==> flow/design.v <==
module single_port_mem
  #(
    parameter WIDTH = 8,
    parameter DEPTH = 64,
    parameter FILE = "",
    parameter INIT = 0
  )
  (
    input wire                     clock,
    input wire [WIDTH-1:0]         data,
    input wire [( 
  (DEPTH <= 2) ? 1 : 
  (DEPTH <= 4) ? 2 : 
  (DEPTH <= 8) ? 3 : 
  (DEPTH <= 16) ? 4 : 
  (DEPTH <= 32) ? 5 : 
  (DEPTH <= 64) ? 6 : 
  (DEPTH <= 128) ? 7 : 
  (DEPTH <= 256) ? 8 : 
  (DEPTH <= 512) ? 9 : 
  (DEPTH <= 1024) ? 10 : 
  (DEPTH <= 2048) ? 11 : 
  (DEPTH <= 4096) ? 12 : 
  (DEPTH <= 8192) ? 13 : 
  (DEPTH <= 16384) ? 14 : 
  (DEPTH <= 32768) ? 15 : 
  (DEPTH <= 65536) ? 16 : 
  (DEPTH <= 131072) ? 17 : 
  (DEPTH <= 262144) ? 18 : 
  (DEPTH <= 524288) ? 19 : 
  (DEPTH <= 1048576) ? 20 : 
  (DEPTH <= 2097152) ? 21 : 
  (DEPTH <= 4194304) ? 22 : 
  (DEPTH <= 8388608) ? 23 : 
  (DEPTH <= 16777216) ? 24 : 
  (DEPTH <= 33554432) ? 25 : 
  (DEPTH <= 67108864) ? 26 : 
  (DEPTH <= 134217728) ? 27 : 
  (DEPTH <= 268435456) ? 28 : 
  (DEPTH <= 536870912) ? 29 : 
  (DEPTH <= 1073741824) ? 30 : 
  -1)-1:0] address,
    input wire                     wr_en,
    output reg [WIDTH-1:0]         q
  );
  reg [WIDTH-1:0] mem [DEPTH-1:0] ;
  always @(posedge clock)
    begin
      if (wr_en)
        begin
          mem[address] <= data;
          q <= data;
        end
      q <= mem[address];
    end
endmodule
module delay
#(
  parameter WIDTH = 1,
  parameter DELAY = 1
)
(
  input  wire clk,
  input  wire rst,
  input  wire [WIDTH-1:0] din,
  output wire [WIDTH-1:0] dout
);
reg [WIDTH-1:0] level_buf [1:DELAY+1];
wire [WIDTH-1:0] level [0:DELAY];
assign level[0] = din;
genvar i;
generate
  for (i=0; i < DELAY; i=i+1)
    begin : gen_delay
      always @(posedge clk)
      begin
        if (rst) begin
          level_buf[i+1] <= {WIDTH{1'b0}};
        end
        else begin
          level_buf[i+1] <= level[i];
        end
      end
      assign level[i+1] = level_buf[i+1];
    end
endgenerate
assign dout = level[DELAY];
endmodule
module unit_adder 
#(
  parameter RADIX = 32
  )
(
  input wire carry_in,  
  input wire [RADIX-1:0] din_a,
  input wire [RADIX-1:0] din_b,
  output wire [RADIX-1:0] dout,
  output wire carry_out  
	);
wire [RADIX:0] dout_full;
assign dout_full = din_a + din_b + carry_in;
assign dout = dout_full[RADIX-1:0];
assign carry_out = dout_full[RADIX];
endmodule
module fp_adder 
  #(
  parameter RADIX = 32,
  parameter DIGITS = 14
  )
(
  input wire start,  
  input wire rst,
  input wire clk,
  input wire digit_in_valid,  
  input wire carry_in,
  input wire [RADIX-1:0] digit_a,
  input wire [RADIX-1:0] digit_b,
  output reg digit_out_valid,
  output reg [RADIX-1:0] digit_res,
  output reg done,   
  output reg carry_out
	);
reg running;
reg [( 
  (DIGITS <= 2) ? 1 : 
  (DIGITS <= 4) ? 2 : 
  (DIGITS <= 8) ? 3 : 
  (DIGITS <= 16) ? 4 : 
  (DIGITS <= 32) ? 5 : 
  (DIGITS <= 64) ? 6 : 
  (DIGITS <= 128) ? 7 : 
  (DIGITS <= 256) ? 8 : 
  (DIGITS <= 512) ? 9 : 
  (DIGITS <= 1024) ? 10 : 
  (DIGITS <= 2048) ? 11 : 
  (DIGITS <= 4096) ? 12 : 
  (DIGITS <= 8192) ? 13 : 
  (DIGITS <= 16384) ? 14 : 
  (DIGITS <= 32768) ? 15 : 
  (DIGITS <= 65536) ? 16 : 
  (DIGITS <= 131072) ? 17 : 
  (DIGITS <= 262144) ? 18 : 
  (DIGITS <= 524288) ? 19 : 
  (DIGITS <= 1048576) ? 20 : 
  (DIGITS <= 2097152) ? 21 : 
  (DIGITS <= 4194304) ? 22 : 
  (DIGITS <= 8388608) ? 23 : 
  (DIGITS <= 16777216) ? 24 : 
  (DIGITS <= 33554432) ? 25 : 
  (DIGITS <= 67108864) ? 26 : 
  (DIGITS <= 134217728) ? 27 : 
  (DIGITS <= 268435456) ? 28 : 
  (DIGITS <= 536870912) ? 29 : 
  (DIGITS <= 1073741824) ? 30 : 
  -1)-1:0] counter;
wire [RADIX-1:0] adder_din_a;
wire [RADIX-1:0] adder_din_b;
wire [RADIX-1:0] adder_dout;
reg adder_carry_in;
wire adder_carry_out;
assign adder_din_a = digit_in_valid ? digit_a : {RADIX{1'b0}};
assign adder_din_b = digit_in_valid ? digit_b : {RADIX{1'b0}}; 
always @(posedge clk) begin
  if (rst) begin
    running <= 1'b0;
    adder_carry_in <= 1'b0;
    counter <= {( 
  (DIGITS <= 2) ? 1 : 
  (DIGITS <= 4) ? 2 : 
  (DIGITS <= 8) ? 3 : 
  (DIGITS <= 16) ? 4 : 
  (DIGITS <= 32) ? 5 : 
  (DIGITS <= 64) ? 6 : 
  (DIGITS <= 128) ? 7 : 
  (DIGITS <= 256) ? 8 : 
  (DIGITS <= 512) ? 9 : 
  (DIGITS <= 1024) ? 10 : 
  (DIGITS <= 2048) ? 11 : 
  (DIGITS <= 4096) ? 12 : 
  (DIGITS <= 8192) ? 13 : 
  (DIGITS <= 16384) ? 14 : 
  (DIGITS <= 32768) ? 15 : 
  (DIGITS <= 65536) ? 16 : 
  (DIGITS <= 131072) ? 17 : 
  (DIGITS <= 262144) ? 18 : 
  (DIGITS <= 524288) ? 19 : 
  (DIGITS <= 1048576) ? 20 : 
  (DIGITS <= 2097152) ? 21 : 
  (DIGITS <= 4194304) ? 22 : 
  (DIGITS <= 8388608) ? 23 : 
  (DIGITS <= 16777216) ? 24 : 
  (DIGITS <= 33554432) ? 25 : 
  (DIGITS <= 67108864) ? 26 : 
  (DIGITS <= 134217728) ? 27 : 
  (DIGITS <= 268435456) ? 28 : 
  (DIGITS <= 536870912) ? 29 : 
  (DIGITS <= 1073741824) ? 30 : 
  -1){1'b0}};
    digit_out_valid <= 1'b0;
    done <= 1'b0;
    carry_out <= 1'b0;
    digit_res <= {DIGITS{1'b0}};
  end 
  else begin
    running <= done ? 1'b0 :
               start ? 1'b1 :
               running;
    adder_carry_in <= start ? carry_in :
                      digit_in_valid ?  adder_carry_out :
                      adder_carry_in;
    counter <= done ? {( 
  (DIGITS <= 2) ? 1 : 
  (DIGITS <= 4) ? 2 : 
  (DIGITS <= 8) ? 3 : 
  (DIGITS <= 16) ? 4 : 
  (DIGITS <= 32) ? 5 : 
  (DIGITS <= 64) ? 6 : 
  (DIGITS <= 128) ? 7 : 
  (DIGITS <= 256) ? 8 : 
  (DIGITS <= 512) ? 9 : 
  (DIGITS <= 1024) ? 10 : 
  (DIGITS <= 2048) ? 11 : 
  (DIGITS <= 4096) ? 12 : 
  (DIGITS <= 8192) ? 13 : 
  (DIGITS <= 16384) ? 14 : 
  (DIGITS <= 32768) ? 15 : 
  (DIGITS <= 65536) ? 16 : 
  (DIGITS <= 131072) ? 17 : 
  (DIGITS <= 262144) ? 18 : 
  (DIGITS <= 524288) ? 19 : 
  (DIGITS <= 1048576) ? 20 : 
  (DIGITS <= 2097152) ? 21 : 
  (DIGITS <= 4194304) ? 22 : 
  (DIGITS <= 8388608) ? 23 : 
  (DIGITS <= 16777216) ? 24 : 
  (DIGITS <= 33554432) ? 25 : 
  (DIGITS <= 67108864) ? 26 : 
  (DIGITS <= 134217728) ? 27 : 
  (DIGITS <= 268435456) ? 28 : 
  (DIGITS <= 536870912) ? 29 : 
  (DIGITS <= 1073741824) ? 30 : 
  -1){1'b0}} :
               running & digit_in_valid ? counter + 1 :
               counter;
    digit_out_valid <= digit_in_valid;
    digit_res <= digit_in_valid ? adder_dout : digit_res;
    done <= digit_in_valid & (counter == (DIGITS-1));
    carry_out <= digit_in_valid & (counter == (DIGITS-1)) ? adder_carry_out : carry_out;
  end
end
unit_adder #(.RADIX(RADIX)) unit_adder_inst (
  .din_a(adder_din_a),
  .din_b(adder_din_b),
  .carry_in(adder_carry_in),
  .carry_out(adder_carry_out),
  .dout(adder_dout)
  );
endmodule
module serial_comparator 
#(
  parameter RADIX = 32,
  parameter DIGITS = 14
  )
(
  input wire start,
  input wire rst,
  input wire clk,
  input wire digit_valid,
  input wire [RADIX-1:0] digit_a, 
  input wire [RADIX-1:0] digit_b, 
  output reg a_bigger_than_b,
  output reg done
);
reg comp_array [DIGITS-1:0];
reg [( 
  (DIGITS <= 2) ? 1 : 
  (DIGITS <= 4) ? 2 : 
  (DIGITS <= 8) ? 3 : 
  (DIGITS <= 16) ? 4 : 
  (DIGITS <= 32) ? 5 : 
  (DIGITS <= 64) ? 6 : 
  (DIGITS <= 128) ? 7 : 
  (DIGITS <= 256) ? 8 : 
  (DIGITS <= 512) ? 9 : 
  (DIGITS <= 1024) ? 10 : 
  (DIGITS <= 2048) ? 11 : 
  (DIGITS <= 4096) ? 12 : 
  (DIGITS <= 8192) ? 13 : 
  (DIGITS <= 16384) ? 14 : 
  (DIGITS <= 32768) ? 15 : 
  (DIGITS <= 65536) ? 16 : 
  (DIGITS <= 131072) ? 17 : 
  (DIGITS <= 262144) ? 18 : 
  (DIGITS <= 524288) ? 19 : 
  (DIGITS <= 1048576) ? 20 : 
  (DIGITS <= 2097152) ? 21 : 
  (DIGITS <= 4194304) ? 22 : 
  (DIGITS <= 8388608) ? 23 : 
  (DIGITS <= 16777216) ? 24 : 
  (DIGITS <= 33554432) ? 25 : 
  (DIGITS <= 67108864) ? 26 : 
  (DIGITS <= 134217728) ? 27 : 
  (DIGITS <= 268435456) ? 28 : 
  (DIGITS <= 536870912) ? 29 : 
  (DIGITS <= 1073741824) ? 30 : 
  -1)-1:0] counter;
reg running;
reg done_buf;
wire digit_a_bigger_than_b;
wire digit_a_equal_to_b;
assign digit_a_bigger_than_b = digit_valid & (digit_a > digit_b);
assign digit_a_equal_to_b = digit_valid & (digit_a == digit_b); 
always @(posedge clk) begin
  if (rst) begin
    comp_array[0] <= 1'b0;
    comp_array[1] <= 1'b0;
    comp_array[2] <= 1'b0;
    comp_array[3] <= 1'b0;
    comp_array[4] <= 1'b0;
    comp_array[5] <= 1'b0;
    comp_array[6] <= 1'b0;
    comp_array[7] <= 1'b0;
    comp_array[8] <= 1'b0;
    comp_array[9] <= 1'b0;
    comp_array[10] <= 1'b0;
    comp_array[11] <= 1'b0;
    comp_array[12] <= 1'b0;
    comp_array[13] <= 1'b0;
  end
  else begin
    comp_array[0] <= digit_valid & (counter == 0) ? digit_a_bigger_than_b :
                     digit_valid ? comp_array[0] & digit_a_equal_to_b :
                     comp_array[0];
    comp_array[1] <= digit_valid & (counter == 1) ? digit_a_bigger_than_b :
                     digit_valid ? comp_array[1] & digit_a_equal_to_b :
                     comp_array[1];
    comp_array[2] <= digit_valid & (counter == 2) ? digit_a_bigger_than_b :
                     digit_valid ? comp_array[2] & digit_a_equal_to_b :
                     comp_array[2];
    comp_array[3] <= digit_valid & (counter == 3) ? digit_a_bigger_than_b :
                     digit_valid ? comp_array[3] & digit_a_equal_to_b :
                     comp_array[3];
    comp_array[4] <= digit_valid & (counter == 4) ? digit_a_bigger_than_b :
                     digit_valid ? comp_array[4] & digit_a_equal_to_b :
                     comp_array[4];
    comp_array[5] <= digit_valid & (counter == 5) ? digit_a_bigger_than_b :
                     digit_valid ? comp_array[5] & digit_a_equal_to_b :
                     comp_array[5];
    comp_array[6] <= digit_valid & (counter == 6) ? digit_a_bigger_than_b :
                     digit_valid ? comp_array[6] & digit_a_equal_to_b :
                     comp_array[6];
    comp_array[7] <= digit_valid & (counter == 7) ? digit_a_bigger_than_b :
                     digit_valid ? comp_array[7] & digit_a_equal_to_b :
                     comp_array[7];
    comp_array[8] <= digit_valid & (counter == 8) ? digit_a_bigger_than_b :
                     digit_valid ? comp_array[8] & digit_a_equal_to_b :
                     comp_array[8];
    comp_array[9] <= digit_valid & (counter == 9) ? digit_a_bigger_than_b :
                     digit_valid ? comp_array[9] & digit_a_equal_to_b :
                     comp_array[9];
    comp_array[10] <= digit_valid & (counter == 10) ? digit_a_bigger_than_b :
                     digit_valid ? comp_array[10] & digit_a_equal_to_b :
                     comp_array[10];
    comp_array[11] <= digit_valid & (counter == 11) ? digit_a_bigger_than_b :
                     digit_valid ? comp_array[11] & digit_a_equal_to_b :
                     comp_array[11];
    comp_array[12] <= digit_valid & (counter == 12) ? digit_a_bigger_than_b :
                     digit_valid ? comp_array[12] & digit_a_equal_to_b :
                     comp_array[12];
    comp_array[13] <= digit_valid & (counter == 13) ? digit_a_bigger_than_b : comp_array[13];
  end
end
always @(posedge clk) begin
  if (rst) begin
    running <= 1'b0;
    done_buf <= 1'b0;
    done <= 1'b0;
    a_bigger_than_b <= 1'b0;
    counter <= {( 
  (DIGITS <= 2) ? 1 : 
  (DIGITS <= 4) ? 2 : 
  (DIGITS <= 8) ? 3 : 
  (DIGITS <= 16) ? 4 : 
  (DIGITS <= 32) ? 5 : 
  (DIGITS <= 64) ? 6 : 
  (DIGITS <= 128) ? 7 : 
  (DIGITS <= 256) ? 8 : 
  (DIGITS <= 512) ? 9 : 
  (DIGITS <= 1024) ? 10 : 
  (DIGITS <= 2048) ? 11 : 
  (DIGITS <= 4096) ? 12 : 
  (DIGITS <= 8192) ? 13 : 
  (DIGITS <= 16384) ? 14 : 
  (DIGITS <= 32768) ? 15 : 
  (DIGITS <= 65536) ? 16 : 
  (DIGITS <= 131072) ? 17 : 
  (DIGITS <= 262144) ? 18 : 
  (DIGITS <= 524288) ? 19 : 
  (DIGITS <= 1048576) ? 20 : 
  (DIGITS <= 2097152) ? 21 : 
  (DIGITS <= 4194304) ? 22 : 
  (DIGITS <= 8388608) ? 23 : 
  (DIGITS <= 16777216) ? 24 : 
  (DIGITS <= 33554432) ? 25 : 
  (DIGITS <= 67108864) ? 26 : 
  (DIGITS <= 134217728) ? 27 : 
  (DIGITS <= 268435456) ? 28 : 
  (DIGITS <= 536870912) ? 29 : 
  (DIGITS <= 1073741824) ? 30 : 
  -1){1'b0}};
  end 
  else begin
    running <= done ? 1'b0 :
               start ? 1'b1 :
               running;
    counter <= done ? {( 
  (DIGITS <= 2) ? 1 : 
  (DIGITS <= 4) ? 2 : 
  (DIGITS <= 8) ? 3 : 
  (DIGITS <= 16) ? 4 : 
  (DIGITS <= 32) ? 5 : 
  (DIGITS <= 64) ? 6 : 
  (DIGITS <= 128) ? 7 : 
  (DIGITS <= 256) ? 8 : 
  (DIGITS <= 512) ? 9 : 
  (DIGITS <= 1024) ? 10 : 
  (DIGITS <= 2048) ? 11 : 
  (DIGITS <= 4096) ? 12 : 
  (DIGITS <= 8192) ? 13 : 
  (DIGITS <= 16384) ? 14 : 
  (DIGITS <= 32768) ? 15 : 
  (DIGITS <= 65536) ? 16 : 
  (DIGITS <= 131072) ? 17 : 
  (DIGITS <= 262144) ? 18 : 
  (DIGITS <= 524288) ? 19 : 
  (DIGITS <= 1048576) ? 20 : 
  (DIGITS <= 2097152) ? 21 : 
  (DIGITS <= 4194304) ? 22 : 
  (DIGITS <= 8388608) ? 23 : 
  (DIGITS <= 16777216) ? 24 : 
  (DIGITS <= 33554432) ? 25 : 
  (DIGITS <= 67108864) ? 26 : 
  (DIGITS <= 134217728) ? 27 : 
  (DIGITS <= 268435456) ? 28 : 
  (DIGITS <= 536870912) ? 29 : 
  (DIGITS <= 1073741824) ? 30 : 
  -1){1'b0}} :
               (start | running) & digit_valid ? counter + 1 :
               counter;
    done_buf <= digit_valid & (counter == (DIGITS-1)) ? 1'b1 : 1'b0;
    done <= done_buf;
    a_bigger_than_b <= comp_array[0] | comp_array[1] | comp_array[2] | comp_array[3] | comp_array[4] | comp_array[5] | comp_array[6] | comp_array[7] | comp_array[8] | comp_array[9] | comp_array[10] | comp_array[11] | comp_array[12] | comp_array[13];
  end
end
wire comp_array_0;
wire comp_array_1;
wire comp_array_2;
wire comp_array_3;
wire comp_array_4;
wire comp_array_5;
wire comp_array_6;
wire comp_array_7;
wire comp_array_8;
wire comp_array_9;
wire comp_array_10;
wire comp_array_11;
wire comp_array_12;
wire comp_array_13;
assign comp_array_0 = comp_array[0];
assign comp_array_1 = comp_array[1];
assign comp_array_2 = comp_array[2];
assign comp_array_3 = comp_array[3];
assign comp_array_4 = comp_array[4];
assign comp_array_5 = comp_array[5];
assign comp_array_6 = comp_array[6];
assign comp_array_7 = comp_array[7];
assign comp_array_8 = comp_array[8];
assign comp_array_9 = comp_array[9];
assign comp_array_10 = comp_array[10];
assign comp_array_11 = comp_array[11];
assign comp_array_12 = comp_array[12];
assign comp_array_13 = comp_array[13];
endmodule
module fp2_sub_add_correction
#(
  parameter RADIX = 32,
  parameter DIGITS = 14,
  parameter DIGITS_LOG = ( 
  (DIGITS <= 2) ? 1 : 
  (DIGITS <= 4) ? 2 : 
  (DIGITS <= 8) ? 3 : 
  (DIGITS <= 16) ? 4 : 
  (DIGITS <= 32) ? 5 : 
  (DIGITS <= 64) ? 6 : 
  (DIGITS <= 128) ? 7 : 
  (DIGITS <= 256) ? 8 : 
  (DIGITS <= 512) ? 9 : 
  (DIGITS <= 1024) ? 10 : 
  (DIGITS <= 2048) ? 11 : 
  (DIGITS <= 4096) ? 12 : 
  (DIGITS <= 8192) ? 13 : 
  (DIGITS <= 16384) ? 14 : 
  (DIGITS <= 32768) ? 15 : 
  (DIGITS <= 65536) ? 16 : 
  (DIGITS <= 131072) ? 17 : 
  (DIGITS <= 262144) ? 18 : 
  (DIGITS <= 524288) ? 19 : 
  (DIGITS <= 1048576) ? 20 : 
  (DIGITS <= 2097152) ? 21 : 
  (DIGITS <= 4194304) ? 22 : 
  (DIGITS <= 8388608) ? 23 : 
  (DIGITS <= 16777216) ? 24 : 
  (DIGITS <= 33554432) ? 25 : 
  (DIGITS <= 67108864) ? 26 : 
  (DIGITS <= 134217728) ? 27 : 
  (DIGITS <= 268435456) ? 28 : 
  (DIGITS <= 536870912) ? 29 : 
  (DIGITS <= 1073741824) ? 30 : 
  -1), 
  parameter FILE_CONST_PX2 = "px2.mem",
  parameter FILE_CONST_PX4 = "px4.mem"
)
(
  input wire start,
  input wire rst,
  input wire clk,
  input wire [2:0] cmd,  
  input wire extension_field_op,  
  output wire mem_a_0_rd_en,
  output wire [DIGITS_LOG-1:0] mem_a_0_rd_addr,
  input  wire [RADIX-1:0] mem_a_0_dout,
  output wire mem_a_1_rd_en,
  output wire [DIGITS_LOG-1:0] mem_a_1_rd_addr,
  input  wire [RADIX-1:0] mem_a_1_dout,
  output wire mem_b_0_rd_en,
  output wire [DIGITS_LOG-1:0] mem_b_0_rd_addr,
  input  wire [RADIX-1:0] mem_b_0_dout,
  output wire mem_b_1_rd_en,
  output wire [DIGITS_LOG-1:0] mem_b_1_rd_addr,
  input  wire [RADIX-1:0] mem_b_1_dout,
  output wire px2_mem_rd_en,
  output wire [DIGITS_LOG-1:0] px2_mem_rd_addr,
  input  wire [RADIX-1:0] px2_mem_dout,
  output wire px4_mem_rd_en,
  output wire [DIGITS_LOG-1:0] px4_mem_rd_addr,
  input  wire [RADIX-1:0] px4_mem_dout,
  input wire mem_c_0_rd_en,
  input wire [DIGITS_LOG-1:0] mem_c_0_rd_addr,
  output  wire [RADIX-1:0] mem_c_0_dout,
  input wire mem_c_1_rd_en,
  input wire [DIGITS_LOG-1:0] mem_c_1_rd_addr,
  output  wire [RADIX-1:0] mem_c_1_dout,
  output reg busy,
  output reg done
);
wire left_adder_start;
wire left_adder_digit_in_valid;
wire left_adder_carry_in;
wire [RADIX-1:0] left_adder_digit_a;
wire [RADIX-1:0] left_adder_digit_b;
wire left_adder_digit_out_valid;
wire [RADIX-1:0] left_adder_digit_res;
wire left_adder_done;
wire left_adder_carry_out;
wire right_adder_start;
wire right_adder_digit_in_valid;
wire right_adder_carry_in;
wire [RADIX-1:0] right_adder_digit_a;
wire [RADIX-1:0] right_adder_digit_b;
wire right_adder_digit_out_valid;
wire [RADIX-1:0] right_adder_digit_res;
wire right_adder_done;
wire right_adder_carry_out;
reg left_comparator_start;
reg left_comparator_digit_valid;
wire [RADIX-1:0] left_comparator_digit_a;
wire [RADIX-1:0] left_comparator_digit_b;
wire left_comparator_a_bigger_than_b;
wire left_comparator_done;
wire right_comparator_start;
wire right_comparator_digit_valid;
wire [RADIX-1:0] right_comparator_digit_a;
wire [RADIX-1:0] right_comparator_digit_b;
wire right_comparator_a_bigger_than_b;
wire right_comparator_done;
wire mem_c_0_add_0_wr_en;
wire [DIGITS_LOG-1:0] mem_c_0_add_0_wr_addr;
wire [DIGITS_LOG-1:0] mem_c_0_wr_addr;
wire [RADIX-1:0] mem_c_0_add_0_din;
wire mem_c_0_add_0_rd_en;
wire [DIGITS_LOG-1:0] mem_c_0_add_0_rd_addr;
wire [RADIX-1:0] mem_c_0_add_0_dout;
wire mem_c_0_add_1_wr_en;
wire [DIGITS_LOG-1:0] mem_c_0_add_1_wr_addr;
wire [RADIX-1:0] mem_c_0_add_1_din; 
wire [RADIX-1:0] mem_c_0_add_1_dout; 
wire mem_c_1_add_0_wr_en;
wire [DIGITS_LOG-1:0] mem_c_1_add_0_wr_addr;
wire [RADIX-1:0] mem_c_1_add_0_din;
wire mem_c_1_add_0_rd_en;
wire [DIGITS_LOG-1:0] mem_c_1_add_0_rd_addr;
wire [RADIX-1:0] mem_c_1_add_0_dout;
wire mem_c_1_add_1_wr_en;
wire [DIGITS_LOG-1:0] mem_c_1_add_1_wr_addr;
wire [RADIX-1:0] mem_c_1_add_1_din; 
wire [RADIX-1:0] mem_c_1_add_1_dout; 
reg [DIGITS_LOG-1:0] rd_counter;
reg [DIGITS_LOG-1:0] rd_counter_buf;
reg add_0_running_pre;
reg add_0_running;
reg left_fpadd_correction_needed;
reg left_fpsub_correction_needed;
reg right_fpadd_correction_needed;
reg right_fpsub_correction_needed;
reg add_1_running_pre;
reg add_1_running;
reg add_counter;
wire comparator_enabled;
wire adder_1_start;
wire init_carry_in;
assign mem_c_0_dout = (cmd == 3'd3) ? mem_c_0_add_0_dout : mem_c_0_add_1_dout;
assign mem_c_1_dout = (cmd == 3'd3) ? mem_c_1_add_0_dout : mem_c_1_add_1_dout;
assign init_carry_in = (start & ((cmd == 3'd2) || (cmd == 3'd4) || (cmd == 3'd5)));
assign left_adder_start = start | adder_1_start;
assign left_adder_carry_in =  init_carry_in || (adder_1_start & left_fpadd_correction_needed);
assign left_adder_digit_in_valid = add_0_running | add_1_running;
assign left_adder_digit_a = add_0_running ? mem_a_0_dout :
                            add_1_running ? mem_c_0_add_0_dout :
                            {RADIX{1'b0}}; 
assign left_adder_digit_b = add_0_running & ((cmd == 3'd1) || (cmd == 3'd3)) ? mem_b_0_dout :
                            add_0_running ? ~(mem_b_0_dout) :
                            add_1_running & (cmd == 3'd1) & left_fpadd_correction_needed ? ~(px2_mem_dout) :
                            add_1_running & (((cmd == 3'd2) & left_fpsub_correction_needed) || (cmd == 3'd4)) ? px2_mem_dout :
                            add_1_running & (cmd == 3'd5)? px4_mem_dout :
                            {RADIX{1'b0}};
assign right_adder_start = left_adder_start & extension_field_op;
assign right_adder_carry_in = init_carry_in || ((cmd == 3'd1) & right_fpadd_correction_needed);
assign right_adder_digit_in_valid = left_adder_digit_in_valid & extension_field_op;
assign right_adder_digit_a = add_0_running & extension_field_op ? mem_a_1_dout :
                             add_1_running & extension_field_op ? mem_c_1_add_0_dout :
                            {RADIX{1'b0}}; 
assign right_adder_digit_b = add_0_running & extension_field_op & ((cmd == 3'd1) || (cmd == 3'd3)) ? mem_b_1_dout :
                             add_0_running & extension_field_op ? ~(mem_b_1_dout) :
                             add_1_running & extension_field_op & (cmd == 3'd1) & right_fpadd_correction_needed ? ~(px2_mem_dout) :
                             add_1_running & extension_field_op & (((cmd == 3'd2) & right_fpsub_correction_needed) || (cmd == 3'd4)) ? px2_mem_dout :
                             add_1_running & extension_field_op & (cmd == 3'd5)? px4_mem_dout :
                             {RADIX{1'b0}};
assign mem_a_0_rd_en = add_0_running_pre;
assign mem_a_0_rd_addr = mem_a_0_rd_en ? rd_counter : {DIGITS_LOG{1'b0}};
assign mem_b_0_rd_en = mem_a_0_rd_en;
assign mem_b_0_rd_addr = mem_a_0_rd_addr;
assign mem_c_0_add_0_wr_en = left_adder_digit_out_valid & (add_counter == 1'b0);
assign mem_c_0_add_0_wr_addr = (add_counter == 1'b0) ? mem_c_0_wr_addr : {DIGITS_LOG{1'b0}};
assign mem_c_0_add_0_din = (add_counter == 1'b0) ? left_adder_digit_res : {RADIX{1'b0}};
assign mem_c_0_add_0_rd_en = add_1_running_pre;
assign mem_c_0_add_0_rd_addr = (add_counter == 1'b1) ? rd_counter : {DIGITS_LOG{1'b0}};
assign mem_c_0_add_1_wr_en = left_adder_digit_out_valid & (add_counter == 1'b1);
assign mem_c_0_add_1_wr_addr = (add_counter == 1'b1) ? mem_c_0_wr_addr : {DIGITS_LOG{1'b0}};
assign mem_c_0_add_1_din = (add_counter == 1'b1) ? left_adder_digit_res : {RADIX{1'b0}};
assign mem_a_1_rd_addr = mem_a_0_rd_addr;
assign mem_a_1_rd_en = mem_a_0_rd_en;
assign mem_b_1_rd_addr = mem_b_0_rd_addr;
assign mem_b_1_rd_en = mem_b_0_rd_en;
assign mem_c_1_add_0_wr_en = extension_field_op & mem_c_0_add_0_wr_en;
assign mem_c_1_add_0_wr_addr = extension_field_op ? mem_c_0_add_0_wr_addr : {DIGITS_LOG{1'b0}};
assign mem_c_1_add_0_din = (add_counter == 1'b0) & extension_field_op ? right_adder_digit_res : {RADIX{1'b0}};
assign mem_c_1_add_0_rd_en = extension_field_op & add_1_running_pre;
assign mem_c_1_add_0_rd_addr = extension_field_op ? mem_c_0_add_0_rd_addr : {DIGITS_LOG{1'b0}};
assign mem_c_1_add_1_wr_en = extension_field_op & mem_c_0_add_1_wr_en;
assign mem_c_1_add_1_wr_addr = extension_field_op ? mem_c_0_add_1_wr_addr : {DIGITS_LOG{1'b0}};
assign mem_c_1_add_1_din = extension_field_op & (add_counter == 1'b1) ? right_adder_digit_res : {RADIX{1'b0}};
assign comparator_enabled = (add_counter == 1'b0) & (cmd == 3'd1);
assign left_comparator_digit_a = comparator_enabled ? left_adder_digit_res : {RADIX{1'b0}};
assign left_comparator_digit_b = comparator_enabled ? px2_mem_dout : {RADIX{1'b0}};
assign right_comparator_start = left_comparator_start & extension_field_op;
assign right_comparator_digit_valid = left_comparator_digit_valid & extension_field_op;
assign right_comparator_digit_a = comparator_enabled & extension_field_op ? right_adder_digit_res : {RADIX{1'b0}};
assign right_comparator_digit_b = extension_field_op ? left_comparator_digit_b : {RADIX{1'b0}};
assign px2_mem_rd_en = (cmd == 3'd1) || (((cmd == 3'd2) || (cmd == 3'd4)) & add_1_running_pre);
assign px2_mem_rd_addr = (add_1_running_pre & px2_mem_rd_en) ? rd_counter : 
                         px2_mem_rd_en ? rd_counter_buf :
                         {DIGITS_LOG{1'b0}};
assign px4_mem_rd_en = (cmd == 3'd5) & add_1_running_pre;
assign px4_mem_rd_addr = px4_mem_rd_en ? rd_counter : {DIGITS_LOG{1'b0}}; 
always @(posedge clk) begin
  if (rst) begin
    add_0_running_pre <= 1'b0;
    add_0_running <= 1'b0;
    add_1_running_pre <= 1'b0;
    add_1_running <= 1'b0;
    busy <= 1'b0;
    done <= 1'b0;
    add_counter <= 1'b0;  
    rd_counter <= {DIGITS_LOG{1'b0}};
    rd_counter_buf <= {DIGITS_LOG{1'b0}};
    left_comparator_start <= 1'b0;
    left_comparator_digit_valid <= 1'b0; 
    left_fpadd_correction_needed <= 1'b0;
    right_fpadd_correction_needed <= 1'b0;
    left_fpsub_correction_needed <= 1'b0; 
    right_fpsub_correction_needed <= 1'b0;  
  end 
  else begin
    add_0_running_pre <= start ? 1'b1 :
                         (rd_counter == (DIGITS-1)) ? 1'b0 :
                         add_0_running_pre;
    add_0_running <= add_0_running_pre;
    add_1_running_pre <= adder_1_start ? 1'b1 :  
                         (rd_counter == (DIGITS-1)) ? 1'b0 :
                         add_1_running_pre;
    add_1_running <= add_1_running_pre;
    add_counter <= start | done ? 1'b0 :
                   left_adder_done ? 1'b1 :
                   add_counter;
    busy <= start ? 1'b1 :
            done ? 1'b0 :
            busy;
    rd_counter <= start | adder_1_start ? {DIGITS_LOG{1'b0}} :  
                  busy & (rd_counter < (DIGITS-1)) ? rd_counter + 1 :
                  rd_counter;
    rd_counter_buf <= rd_counter;
    left_comparator_start <= left_adder_start & (add_counter == 1'b0) & (cmd == 3'd1);
    left_comparator_digit_valid <= (add_counter == 1'b0) & (cmd == 3'd1) ? left_adder_digit_in_valid : 1'b0; 
    left_fpadd_correction_needed <= start | done ? 1'b0 :
                                    (cmd == 3'd1) & left_comparator_a_bigger_than_b & left_comparator_done ? 1'b1 :
                                    left_fpadd_correction_needed;
    right_fpadd_correction_needed <= start | done ? 1'b0 :
                                    (cmd == 3'd1) & right_comparator_a_bigger_than_b & right_comparator_done ? 1'b1 :
                                    right_fpadd_correction_needed;
    left_fpsub_correction_needed <= start | done ? 1'b0 :
                                    (mem_c_0_add_0_wr_en & (mem_c_0_add_0_wr_addr == (DIGITS-1))) ? mem_c_0_add_0_din[RADIX-1] :
                                    left_fpsub_correction_needed;
    right_fpsub_correction_needed <= start | done ? 1'b0 :
                                    (mem_c_1_add_0_wr_en & (mem_c_1_add_0_wr_addr == (DIGITS-1))) ? mem_c_1_add_0_din[RADIX-1] :
                                    right_fpsub_correction_needed;
    done <= (cmd == 3'd3) ? mem_c_0_add_0_wr_en & (mem_c_0_wr_addr == (DIGITS-1)) :
            (add_counter == 1'b1) & mem_c_0_add_1_wr_en & (mem_c_0_wr_addr == (DIGITS-1));
  end
end
fp_adder #(.RADIX(RADIX), .DIGITS(DIGITS)) fp_left_adder_inst (
  .start(left_adder_start),
  .rst(rst),
  .clk(clk),
  .digit_in_valid(left_adder_digit_in_valid),
  .carry_in(left_adder_carry_in),
  .digit_a(left_adder_digit_a),
  .digit_b(left_adder_digit_b),
  .digit_out_valid(left_adder_digit_out_valid),
  .digit_res(left_adder_digit_res),
  .done(left_adder_done),
  .carry_out(left_adder_carry_out)
  );
fp_adder #(.RADIX(RADIX), .DIGITS(DIGITS)) fp_right_adder_inst (
  .start(right_adder_start),
  .rst(rst),
  .clk(clk),
  .digit_in_valid(right_adder_digit_in_valid),
  .carry_in(right_adder_carry_in),
  .digit_a(right_adder_digit_a),
  .digit_b(right_adder_digit_b),
  .digit_out_valid(right_adder_digit_out_valid),
  .digit_res(right_adder_digit_res),
  .done(right_adder_done),
  .carry_out(right_adder_carry_out)
  );
serial_comparator #(.RADIX(RADIX), .DIGITS(DIGITS)) left_serial_comparator_inst (
  .start(left_comparator_start),
  .rst(rst),
  .clk(clk),
  .digit_valid(left_comparator_digit_valid), 
  .digit_a(left_comparator_digit_a),
  .digit_b(left_comparator_digit_b), 
  .a_bigger_than_b(left_comparator_a_bigger_than_b),
  .done(left_comparator_done)
  );
serial_comparator #(.RADIX(RADIX), .DIGITS(DIGITS)) right_serial_comparator_inst (
  .start(right_comparator_start),
  .rst(rst),
  .clk(clk),
  .digit_valid(right_comparator_digit_valid), 
  .digit_a(right_comparator_digit_a),
  .digit_b(right_comparator_digit_b), 
  .a_bigger_than_b(right_comparator_a_bigger_than_b),
  .done(right_comparator_done)
  );
single_port_mem #(.WIDTH(RADIX), .DEPTH(DIGITS)) single_port_mem_inst_c_0_add_0 (  
  .clock(clk),
  .data(mem_c_0_add_0_din),
  .address(mem_c_0_add_0_wr_en ? mem_c_0_add_0_wr_addr : (mem_c_0_add_0_rd_en ? mem_c_0_add_0_rd_addr : mem_c_0_rd_addr)),
  .wr_en(mem_c_0_add_0_wr_en),
  .q(mem_c_0_add_0_dout)
  );
single_port_mem #(.WIDTH(RADIX), .DEPTH(DIGITS)) single_port_mem_inst_c_0_add_1 (  
  .clock(clk),
  .data(mem_c_0_add_1_din),
  .address(mem_c_0_add_1_wr_en ? mem_c_0_add_1_wr_addr : mem_c_0_rd_addr),
  .wr_en(mem_c_0_add_1_wr_en),
  .q(mem_c_0_add_1_dout)
  );
single_port_mem #(.WIDTH(RADIX), .DEPTH(DIGITS)) single_port_mem_inst_c_1_add_0 (  
  .clock(clk),
  .data(mem_c_1_add_0_din),
  .address(mem_c_1_add_0_wr_en ? mem_c_1_add_0_wr_addr : (mem_c_1_add_0_rd_en ? mem_c_1_add_0_rd_addr : mem_c_1_rd_addr)),
  .wr_en(mem_c_1_add_0_wr_en),
  .q(mem_c_1_add_0_dout)
  );
single_port_mem #(.WIDTH(RADIX), .DEPTH(DIGITS)) single_port_mem_inst_c_1_add_1 (  
  .clock(clk),
  .data(mem_c_1_add_1_din),
  .address(mem_c_1_add_1_wr_en ? mem_c_1_add_1_wr_addr : mem_c_1_rd_addr),
  .wr_en(mem_c_1_add_1_wr_en),
  .q(mem_c_1_add_1_dout)
  );
delay #(.WIDTH(1), .DELAY(3)) delay_inst_adder_1_start (
  .clk(clk),
  .rst(rst),
  .din(left_adder_done & (add_counter == 1'b0) & (cmd != 3'd3)),
  .dout(adder_1_start)
  );
delay #(.WIDTH(DIGITS_LOG), .DELAY(1)) delay_inst_mem_c_0_wr_addr (
  .clk(clk),
  .rst(rst),
  .din(rd_counter_buf),
  .dout(mem_c_0_wr_addr)
  );
endmodule
Reports on fp2_sub_add_correction
What the tools print for fp2_sub_add_correction, step after step.
Lines are those of the file above, counted from 1.
Operators: Yosys type, input widths -> output width; for muxes data width and select width s.
Cell names lack the library's common part.
The mark -- stands for no value.

design
  top = fp2_sub_add_correction
  clock input = clk
  cell library = sky130hd
  corner = tt_025C_1v80

After elaboration
Counts by Yosys on the flattened word-level netlist (proc, flatten, opt, wreduce). Print and check cells are left out. Cells with the same type and inputs are merged into one.
Yosys's memory passes give these memory sizes; they may raise the number of words (mostly to a power of two), join words into wider ones and drop unused or constant bits.

word-level totals
  register bits = 145
  memory bits (writable) = 1792
  word width x clocked read ports = 128
  memories = 4

memory list
  name                                depth  width  rd ports  write ports  line  text
  single_port_mem_inst_c_0_add_0.mem  14     32     1         1            46    reg [WIDTH-1:0] mem [DEPTH-1:0] ;
  single_port_mem_inst_c_0_add_1.mem  14     32     1         1            46
  single_port_mem_inst_c_1_add_0.mem  14     32     1         1            46
  single_port_mem_inst_c_1_add_1.mem  14     32     1         1            46

cells by class
  $add $sub $neg = 8
  $lt $le $gt $ge = 3
  equal/unequal tests = 39
  multiplexer cells = 120
  bitwise gates (word level) = 145
  reductions and logical operators = 47

operator list
  operator             count
  $mux 32              32
  $and 1x1->1          109
  $not 32->32          3
  $mux 4               20
  $eq 4x4->1 const B   17
  $mux 1               68
  $add 32x32->33       2
  $add 33x1->33        2
  $gt 32x32->1         2
  $eq 32x32->1         2
  $reduce_bool 2->1    31
  $eq 4x3->1 const B   8
  $or 1x1->1           31
  $add 4x1->4 const B  4
  $eq 4x2->1 const B   4
  $reduce_or 2->1      6
  $logic_or 1x1->1     8
  $eq 4x1->1 const B   2
  $logic_not 4->1      2
  $eq 3x2->1 const B   2
  $eq 3x3->1 const B   2
  $lt 4x4->1 const B   1
  $eq 3x1->1 const B   1
  $ne 3x2->1 const B   1
  $not 1->1            2

Longest topological paths
Depth = most cells in a row (Yosys ltp): at word level without a register or memory, in the mapped netlist without a sequential cell, where the memories' decode and read muxes count.

depth
  word-level depth = 13
  ABC_AREA = 1
  gate-level depth with buffers = 26

After synthesis
Source: synth_stat.txt of the flow (Yosys; design flattened, memories mapped). It holds for the ABC_AREA given above (unset counts as 0); a run with the other value may have another netlist.

mapped netlist
  cells in the netlist = 8311
  mapped area = 88658.8 µm²
  flip-flop cells = 2065
  buffers = 417

cell types
  cell type  count  total area (µm²)
  edfxtp_1   1792   5.38E+04
  nand2_1    2290   8.6E+03
  dfxtp_1    273    5.47E+03
  a22oi_1    416    3.12E+03
  nor2_1     766    2.88E+03
  inv_1      589    2210.87
  o21ai_0    430    2.15E+03
  nand3_1    375    1876.8
  ha_1       139    1.74E+03
  a21oi_1    315    1.58E+03
  clkbuf_1   250    938.4
  nand4_1    128    800.768
  buf_2      115    575.552
  nor3_1     97     485.466
  o31ai_1    62     465.446
  o22a_1     31     271.51
  or2_2      39     243.984
  buf_4      32     240.23

Other cell types: 30; their cells: 172.

Timing after synthesis
Path of least setup slack by OpenSTA after synthesis, without wires, with an ideal clock, recovery checks aside; 20% of the period is set as input and as output delay. Where synthesis merged equal registers, the netlist keeps one of their names.

timing path post-synthesis
  path type = input-to-reg
  start point = input port extension_field_op
  end point = memory single_port_mem_inst_c_1_add_0.mem[11][0]
  clock period = 5.0 ns
  library setup time = 0.461 ns
  launch time at the first pin = 1.000 ns
  data arrival time = 4.430 ns
  required time = 4.539 ns
  path slack = 0.109 ns
  path delay = 3.891 ns
  stages = 11
  period reached after synthesis = 4.891 ns

"path delay" = arrival - input delay + setup time.
"stages": output pins that drive a net of the path, with the launching flip-flop's if there is one; two outputs of one cell count as two.
"period reached after synthesis" = period - worst setup slack (recovery checks aside). The figure is calculated, with input and output delays left at 20% of the set period.
The rows between start and end are the longest chain of elaborated cells between them; the timing report does not say that the signal goes this way. Where chains are equally long, one stands for them.
Each line given opens the expression or statement behind the cell; cells for indexed reads and writes are added by Yosys, which also makes memories of some case tables.
The path ends at the enable pin of a flip-flop; only ways to that pin are counted.

between the ends, post-synthesis
  path through = buf_4 inv_2 nor2_4 inv_2 o211ai_1 o21ai_1 inv_1 nor2_1 buf_2 inv_2 nor3_1
  cells in the longest elaborated chain = 4

RTL lines, path post-synthesis
  item                 line  text
  from (decl)          528   input wire extension_field_op,
  $mux 4               668   assign mem_c_1_add_0_rd_addr = extension_field_op ? mem_c_0_add_0_rd_addr : {DIGITS_LOG{1'b0}};
  $mux 4 (2 in a row)  803   .address(mem_c_1_add_0_wr_en ? mem_c_1_add_0_wr_addr : (mem_c_1_add_0_rd_en ? mem_c_1_add_0_rd_addr : mem_c_1_ ...
  $mux 4               49    if (wr_en)
  to (decl)            46    reg [WIDTH-1:0] mem [DEPTH-1:0] ;

Path in the finished layout
From the final timing report of run B: the path of least setup slack in the routed layout; clock arrival at registers is part of the times.

timing path post-layout
  path type = input-to-output
  start point = input port cmd[0]
  end point = output port mem_c_0_dout[23]
  clock period = 4.64 ns
  launch time at the first pin = 0.93 ns
  data arrival time = 3.68 ns
  required time = 3.71 ns
  path slack = 0.03 ns
  stages = 9

The rows between start and end are the longest chain of elaborated cells between them; the timing report does not say that the signal goes this way. Where chains are equally long, one stands for them.

between the ends, post-layout
  path through = clkdlybuf4s50_1 inv_1 buf_4 nor2_1 inv_4 buf_6 buf_12 o21ai_0 clkdlybuf4s50_1
  cells in the longest elaborated chain = 2

RTL lines, path post-layout
  item         line  text
  from (decl)  527   input wire [2:0] cmd,
  $eq 3x2->1   621   assign mem_c_0_dout = (cmd == 3'd3) ? mem_c_0_add_0_dout : mem_c_0_add_1_dout;
  $mux 32      621
  to (decl)    549   output  wire [RADIX-1:0] mem_c_0_dout,

Data sheet: physical implementation of fp2_sub_add_correction

6 stored runs of fp2_sub_add_correction in the flow (synthesis by Yosys, layout by OpenROAD, sky130hd cells), in arbitrary order. Constraints: input delay and output delay 20% of the set period each, output load 0.01 pF.
"achieved clock period (ns)" is the run's clock period less its worst setup slack. It is reckoned from that one timing run; input and output delays stay at 20% of the period that was set.
By "worst setup path time (ns)" is meant the share of the clock period that the worst setup path is allowed (20% is reserved at inputs, 20% at outputs), minus its slack. Clock arrival times at its registers enter into it.
"finish__power__total" is the tool's figure for a default switching activity; nothing was simulated.

settings of run A
{
  "ABC_AREA": 1,
  "CAP_MARGIN": 30,
  "CELL_PAD_IN_SITES_DETAIL_PLACEMENT": 1,
  "CORE_UTILIZATION": 41,
  "CTS_CLUSTER_SIZE": 74,
  "GPL_ROUTABILITY_DRIVEN": 0,
  "HOLD_SLACK_MARGIN": 0.15,
  "MIN_ROUTING_LAYER": "met2",
  "PLACE_DENSITY": 0.85,
  "period_ns": 5.93,
  "CORE_MARGIN": 2,
  "SLEW_MARGIN": 20
}
report of run A: did not finish, route, GRT-0116

settings of run B
{
  "ABC_AREA": 1,
  "CAP_MARGIN": 25,
  "CELL_PAD_IN_SITES_DETAIL_PLACEMENT": 1,
  "CELL_PAD_IN_SITES_GLOBAL_PLACEMENT": 3,
  "CORE_UTILIZATION": 41,
  "CTS_CLUSTER_SIZE": 22,
  "GPL_ROUTABILITY_DRIVEN": 1,
  "GPL_TIMING_DRIVEN": 1,
  "HOLD_SLACK_MARGIN": 0.15,
  "MAX_ROUTING_LAYER": "met4",
  "MIN_ROUTING_LAYER": "met1",
  "PLACE_DENSITY": 0.85,
  "period_ns": 4.64,
  "CORE_MARGIN": 2,
  "SLEW_MARGIN": 20
}
report of run B
yosys chip area after synthesis (um^2): 88658.8
finish__design__die__area: 219975.0
finish__design__instance__area__stdcell: 105723.0
finish__design__instance__utilization: 0.4921
finish__timing__setup__ws: 0.032
finish__timing__setup__tns: 0.000
finish__timing__hold__ws: 0.410
finish__power__total: 4.156e-02
achieved clock period (ns): 4.608
worst setup path time (ns): 2.75
worst setup path kind: input-to-output

settings of run C
{
  "CORE_UTILIZATION": 22,
  "GPL_ROUTABILITY_DRIVEN": 1,
  "PLACE_DENSITY": 0.58,
  "period_ns": 6.44,
  "CAP_MARGIN": 20,
  "CORE_MARGIN": 2,
  "SLEW_MARGIN": 20
}
report of run C
yosys chip area after synthesis (um^2): 86842.0
finish__design__die__area: 399778.0
finish__design__instance__area__stdcell: 103198.0
finish__design__instance__utilization: 0.2627
finish__timing__setup__ws: 0.965
finish__timing__setup__tns: 0.000
finish__timing__hold__ws: 0.441
finish__power__total: 2.731e-02
achieved clock period (ns): 5.475
worst setup path time (ns): 4.19
worst setup path kind: input-to-reg

settings of run D
{
  "CORE_UTILIZATION": 40,
  "PLACE_DENSITY": 0.6,
  "period_ns": 3.95,
  "CAP_MARGIN": 20,
  "CORE_MARGIN": 2,
  "SLEW_MARGIN": 20
}
report of run D
yosys chip area after synthesis (um^2): 86842.0
finish__design__die__area: 220848.0
finish__design__instance__area__stdcell: 105739.0
finish__design__instance__utilization: 0.4884
finish__timing__setup__ws: -0.011
finish__timing__setup__tns: -0.011
finish__timing__hold__ws: 0.418
finish__power__total: 4.598e-02
achieved clock period (ns): 3.961
worst setup path time (ns): 3.17
worst setup path kind: input-to-reg

settings of run E
{
  "CAP_MARGIN": 15,
  "CORE_ASPECT_RATIO": 1.15,
  "CORE_MARGIN": 10,
  "CTS_CLUSTER_SIZE": 99,
  "HOLD_SLACK_MARGIN": 0.18,
  "PLACE_DENSITY_LB_ADDON": 0.23,
  "SETUP_SLACK_MARGIN": 1.47,
  "SLEW_MARGIN": 40,
  "period_ns": 5.0,
  "CORE_UTILIZATION": 40
}
report of run E
yosys chip area after synthesis (um^2): 86842.0
finish__design__die__area: 236187.0
finish__design__instance__area__stdcell: 105517.0
finish__design__instance__utilization: 0.4882
finish__timing__setup__ws: 1.071
finish__timing__setup__tns: 0.000
finish__timing__hold__ws: 0.445
finish__power__total: 3.701e-02
achieved clock period (ns): 3.929
worst setup path time (ns): 3.93
worst setup path kind: reg-to-reg

settings of run F
{
  "CAP_MARGIN": 15,
  "CORE_MARGIN": 10,
  "CTS_CLUSTER_SIZE": 99,
  "HOLD_SLACK_MARGIN": 0.18,
  "PLACE_DENSITY_LB_ADDON": 0.02,
  "SETUP_SLACK_MARGIN": 1.47,
  "period_ns": 5.0,
  "CORE_UTILIZATION": 40,
  "SLEW_MARGIN": 20
}
report of run F
yosys chip area after synthesis (um^2): 86842.0
finish__design__die__area: 236143.0
finish__design__instance__area__stdcell: 107268.0
finish__design__instance__utilization: 0.4983
finish__timing__setup__ws: 1.129
finish__timing__setup__tns: 0.000
finish__timing__hold__ws: 0.421
finish__power__total: 3.789e-02
achieved clock period (ns): 3.871
worst setup path time (ns): 2.87
worst setup path kind: input-to-reg
